==> flow/design.v <==
module PWM_duty_cycle (
    input clk,            
    input rst,            
    input pwm_in,         
    output reg [7:0] duty_cycle   
);
    reg [15:0] high_count, total_count;   
    reg pwm_prev;        
    reg update_flag;     
    reg first_period;    
    always @(posedge clk or posedge rst) begin
        if (rst) begin
            high_count <= 0;
            total_count <= 0;
            duty_cycle <= 0;
            pwm_prev <= 0;
            update_flag <= 0;
            first_period <= 1;   
        end else begin
            total_count <= total_count + 1;
            if (pwm_in) high_count <= high_count + 1;
            if (pwm_prev && ~pwm_in) begin
                if (!first_period && total_count > 0) begin
                    duty_cycle <= (high_count * 100) / total_count;   
                end
                first_period <= 0;   
                high_count <= 0;
                total_count <= 0;
            end
            pwm_prev <= pwm_in;   
        end
    end
endmodule
### Reports on PWM_duty_cycle

What the tools print for PWM_duty_cycle, step after step.
Lines are those of the file above, counted from 1.
Operators: Yosys type, input widths -> output width; for muxes data width and select width s.
Cell names lack the library's common part.
A cell with n/a has no value.

| design | value |
|---|---|
| design top | PWM_duty_cycle |
| clock input | clk |
| library | sky130hd |
| library corner | tt_025C_1v80 |

### Word-level counts

Counts by Yosys on the flattened word-level netlist (proc, flatten, opt, wreduce; memories kept). Register bits leave out memories and registers merged into their read ports (data or address). Print and check cells are left out. Cells with the same type and inputs are merged into one.

| storage and ports | value |
|---|---|
| RAM bits | 0 |
| register bits | 42 |
| ROM bits | 0 |
| bits in latches | 0 |
| memory cells | 0 |
| elaborated cells | 19 |
| word width x clocked read ports | 0 |
| bits of input ports | 3 |
| output and inout bits | 8 |

| operators by class | value |
|---|---|
| reduce/logical cells | 5 |
| muxes and demuxes | 3 |
| $lt $le $gt $ge | 1 |
| $mul | 1 |
| divide/modulo/power cells | 1 |
| shift operators | 0 |
| $add $sub $neg | 2 |
| bitwise logic cells | 1 |
| equal/unequal tests | 0 |

Operator list:

| kind | count |
|---|---|
| $div 32x16->32 | 1 |
| $mul 16x5->21 const B | 1 |
| $mux 16 | 3 |
| $add 16x1->16 const B | 2 |
| $gt 16x1->1 const B | 1 |
| $logic_and 1x1->1 | 2 |
| $reduce_and 2->1 | 1 |
| $reduce_bool 2->1 | 1 |
| $not 1->1 | 1 |
| $logic_not 1->1 | 1 |

### Depth

Longest topological path by Yosys (ltp), each cell counted once; first at word level (registers and memories cut), then after technology mapping (sequential cells cut; the memories' decode and read muxes count).

| depth | value |
|---|---|
| depth in word-level cells | 3 |
| ABC_AREA | 0 |
| depth in mapped cells | 619 |
| gate-level depth less buffers | 549 |

### Synthesis result

Yosys stat after the flow's synthesis: flattened, memories mapped to cells. It holds for the ABC_AREA given above (unset counts as 0); a run with the other value may have another netlist.
Totals and module areas in this step are rounded.

| mapped netlist | value |
|---|---|
| buffers | 175 |
| sequential part of the area | 1050 um^2 |
| cell area after synthesis | 40000 um^2 |
| flip-flops | 42 |
| standard cells after synthesis | 5606 |

Cells by type:

| type | count | area in all (um^2) |
|---|---|---|
| ha_1 | 448 | 5.61E+03 |
| a21oi_1 | 573 | 2867.75 |
| xnor2_1 | 316 | 2.77E+03 |
| nor2_1 | 594 | 2.23E+03 |
| a21o_1 | 223 | 1.67E+03 |
| o21ai_0 | 320 | 1.6E+03 |
| nand2_1 | 401 | 1.51E+03 |
| xor2_1 | 165 | 1.45E+03 |
| mux2_2 | 115 | 1.29E+03 |
| dfrtp_1 | 41 | 1.03E+03 |
| nor3_1 | 174 | 870.835 |
| nand3_1 | 168 | 840.806 |
| nand4_1 | 124 | 775.744 |
| inv_1 | 199 | 746.966 |
| o21a_1 | 96 | 720.691 |
| nand2b_1 | 102 | 638.112 |
| mux2i_1 | 44 | 440.422 |
| and2_1 | 70 | 437.92 |

Not listed: further types 174, cells in them 1433.

### Timing after synthesis

OpenSTA on the mapped netlist: ideal clock, no wires. The path of least setup slack (recovery checks aside). Input and output delay are each 20% of the period. Register names are those of the netlist, which keeps one name where synthesis merged equal registers.

| timing post-synthesis | value |
|---|---|
| path type | flip-flop to flip-flop |
| start point | reg high_count[2] |
| end point | reg duty_cycle[0] |
| path delay | 100694 ps |
| stages | 598 |
| time at the first pin | 0 ps |
| required time | 109849 ps |
| buffers on the path | 69 |
| path slack | 9306 ps |
| clock period | 110000 ps |
| arrival time | 100543 ps |
| library setup time | 151 ps |
| synthesis period reached | 100694 ps |

"path delay" is the arrival time less input delay plus setup time.
"stages": output pins that drive a net of the path, with the launching flip-flop's if there is one; two outputs of one cell count as two.
"synthesis period reached" is the clock period less the worst setup slack; recovery checks do not enter. This is arithmetic on one report: input and output delays are still those of the set period (20% each).
The rows between start and end are the longest chain of elaborated cells between them; the timing report does not say that the signal goes this way. Where chains are equally long, one stands for them.
Each line given opens the expression or statement behind the cell; cells for indexed reads and writes are added by Yosys, which also makes memories of some case tables.
At most two assigning lines are given for a register; there are more.

| on the way, post-synthesis | value |
|---|---|
| cell sequence | dfrtp_1 > clkbuf_1 > inv_1 > ha_1 > ha_1 > ha_1 > inv_1 > fa_1 > nand2b_1 > a21bo_4 > a21oi_1 > xnor2_1 > and4_2 > nand3_1 > or4_1 > a32oi_1 > nor2_1 > ha_1 > [562 not listed] > nand3_1 > nand4b_2 > buf_2 > buf_2 > nor2_1 > a21oi_1 > ha_1 > a21o_1 > a21o_1 > a21oi_1 > nand2_1 > nand2_1 > a21oi_1 > nor4_1 > nand3_1 > a211o_1 > a2111oi_1 > a41oi_1 |
| cells in the longest elaborated chain | 2 |
| elaborated cells on any way between the ends | 2 |
| source lines of those cells | 1 |
| classes of those cells | 1 x mul; 1 x div |

Ends and longest elaborated chain, post-synthesis:

| item | RTL line | source |
|---|---|---|
| from (decl) | 7 | `reg [15:0] high_count, total_count;` |
| from (assign) | 13 | `high_count <= 0;` |
| from (assign) | 21 | `if (pwm_in) high_count <= high_count + 1;` |
| $mul 16x5->21 | 24 | `duty_cycle <= (high_count * 100) / total_count;` |
| $div 32x16->32 | 24 |  |
| to (assign) | 15 | `duty_cycle <= 0;` |
| to (assign) | 24 |  |
| to (decl) | 5 | `output reg [7:0] duty_cycle` |

### Path in the finished layout

Path of least setup slack in the final report of job 2 (OpenROAD, finished layout, wires in). Where an end is a register, its clock arrival counts in the times.
The path's times are printed in steps of 10 ps; the period is the one set.

| timing after layout | value |
|---|---|
| path type | flip-flop to flip-flop |
| start point | reg high_count[9] |
| end point | reg duty_cycle[0] |
| buffers on the path | 74 |
| time at the first pin | 320 ps |
| arrival time | 102900 ps |
| stages | 590 |
| clock period | 108000 ps |
| path slack | 5290 ps |
| required time | 108190 ps |
| library setup time | 150 ps |

The rows between start and end are the longest chain of elaborated cells between them; the timing report does not say that the signal goes this way. Where chains are equally long, one stands for them.
At most two assigning lines are given for a register; there are more.

| on the way, after layout | value |
|---|---|
| cell sequence | dfrtp_1 > ha_1 > ha_1 > inv_1 > fa_1 > inv_1 > ha_1 > buf_4 > a211o_1 > or3_1 > a211o_1 > o211ai_2 > o2111a_1 > nand4_1 > buf_4 > xnor2_1 > nor2_1 > ha_1 > [554 not listed] > nand3_1 > nand4b_4 > buf_8 > buf_2 > nor2_1 > a21oi_1 > ha_1 > a21o_1 > a21o_1 > a21oi_2 > nand2_1 > nand2_1 > a21oi_1 > nor4_4 > nand3_1 > a211o_1 > a2111oi_4 > a41oi_2 |
| cells in the longest elaborated chain | 2 |
| elaborated cells on any way between the ends | 2 |
| source lines of those cells | 1 |
| classes of those cells | 1 x mul; 1 x div |

Ends and longest elaborated chain, after layout:

| item | RTL line | source |
|---|---|---|
| from (decl) | 7 | `reg [15:0] high_count, total_count;` |
| from (assign) | 13 | `high_count <= 0;` |
| from (assign) | 21 | `if (pwm_in) high_count <= high_count + 1;` |
| $mul 16x5->21 | 24 | `duty_cycle <= (high_count * 100) / total_count;` |
| $div 32x16->32 | 24 |  |
| to (assign) | 15 | `duty_cycle <= 0;` |
| to (assign) | 24 |  |
| to (decl) | 5 | `output reg [7:0] duty_cycle` |

--- measured runs ---
Flow measurements of PWM_duty_cycle on sky130hd: 5 stored runs with different settings, listed in no order. Input and output delays are each 20% of the period that was set; the output load is 0.01 pF.
"achieved period" means the clock period less the worst setup slack. The figure is calculated, with input and output delays left at 20% of the set period.
Values from the reports are rounded here.
A setting shown as n/a is not set for that run.
Among the results, n/a means that no value is shown for the run.

| item | job 1 | job 2 | job 3 | job 4 | job 5 |
|---|---|---|---|---|---|
| CELL_PAD_IN_SITES_DETAIL_PLACEMENT | 2 | n/a | n/a | 0 | n/a |
| CELL_PAD_IN_SITES_GLOBAL_PLACEMENT | 1 | n/a | n/a | 1 | 2 |
| CORE_ASPECT_RATIO | 0.66 | n/a | n/a | 0.66 | 0.73 |
| CORE_MARGIN | 7 | 2 | 2 | 7 | 5 |
| CORE_UTILIZATION | 52 | 15 | 68 | 52 | 25 |
| CTS_CLUSTER_SIZE | 65 | n/a | n/a | 16 | n/a |
| GPL_ROUTABILITY_DRIVEN | 0 | 1 | n/a | 0 | n/a |
| GPL_TIMING_DRIVEN | 0 | 0 | n/a | 1 | 0 |
| HOLD_SLACK_MARGIN | 0.2 | -0.06 | n/a | 0.2 | n/a |
| MAX_ROUTING_LAYER | met4 | n/a | n/a | met4 | n/a |
| MIN_ROUTING_LAYER | met2 | n/a | n/a | met2 | n/a |
| PLACE_DENSITY_LB_ADDON | 0.09 | 0.19 | n/a | 0.09 | 0.05 |
| SETUP_SLACK_MARGIN | 0.82 | -2.0 | n/a | 0.82 | -2.0 |
| period_ns | 179.0 | 108.0 | 110.0 | 179.0 | 110.0 |
| CAP_MARGIN | 20 | 20 | 20 | 20 | 20 |
| SLEW_MARGIN | 20 | 20 | 5 | 20 | 15 |
| CTS_CLUSTER_DIAMETER | n/a | 239 | n/a | n/a | n/a |
| TNS_END_PERCENT | n/a | n/a | 70 | n/a | 45 |
| synthesized cell area (um^2) | n/a | 40000 | 40000 | n/a | 40000 |
| die outline area (um^2) | n/a | 271000 | 60800 | n/a | 168000 |
| post-route utilization | n/a | 0.181 | 0.71 | n/a | 0.289 |
| worst slack on setup checks (ps) | n/a | 5290 | 7140 | n/a | 5600 |
| final setup TNS (ps) | n/a | 0 | 0 | n/a | 0 |
| achieved period (ps) | n/a | 102705 | 102861 | n/a | 104403 |

Job 1: did not finish, placement stopped with DPL-0033
Job 4: did not finish, routing stopped with GRT-0116
--- end ---
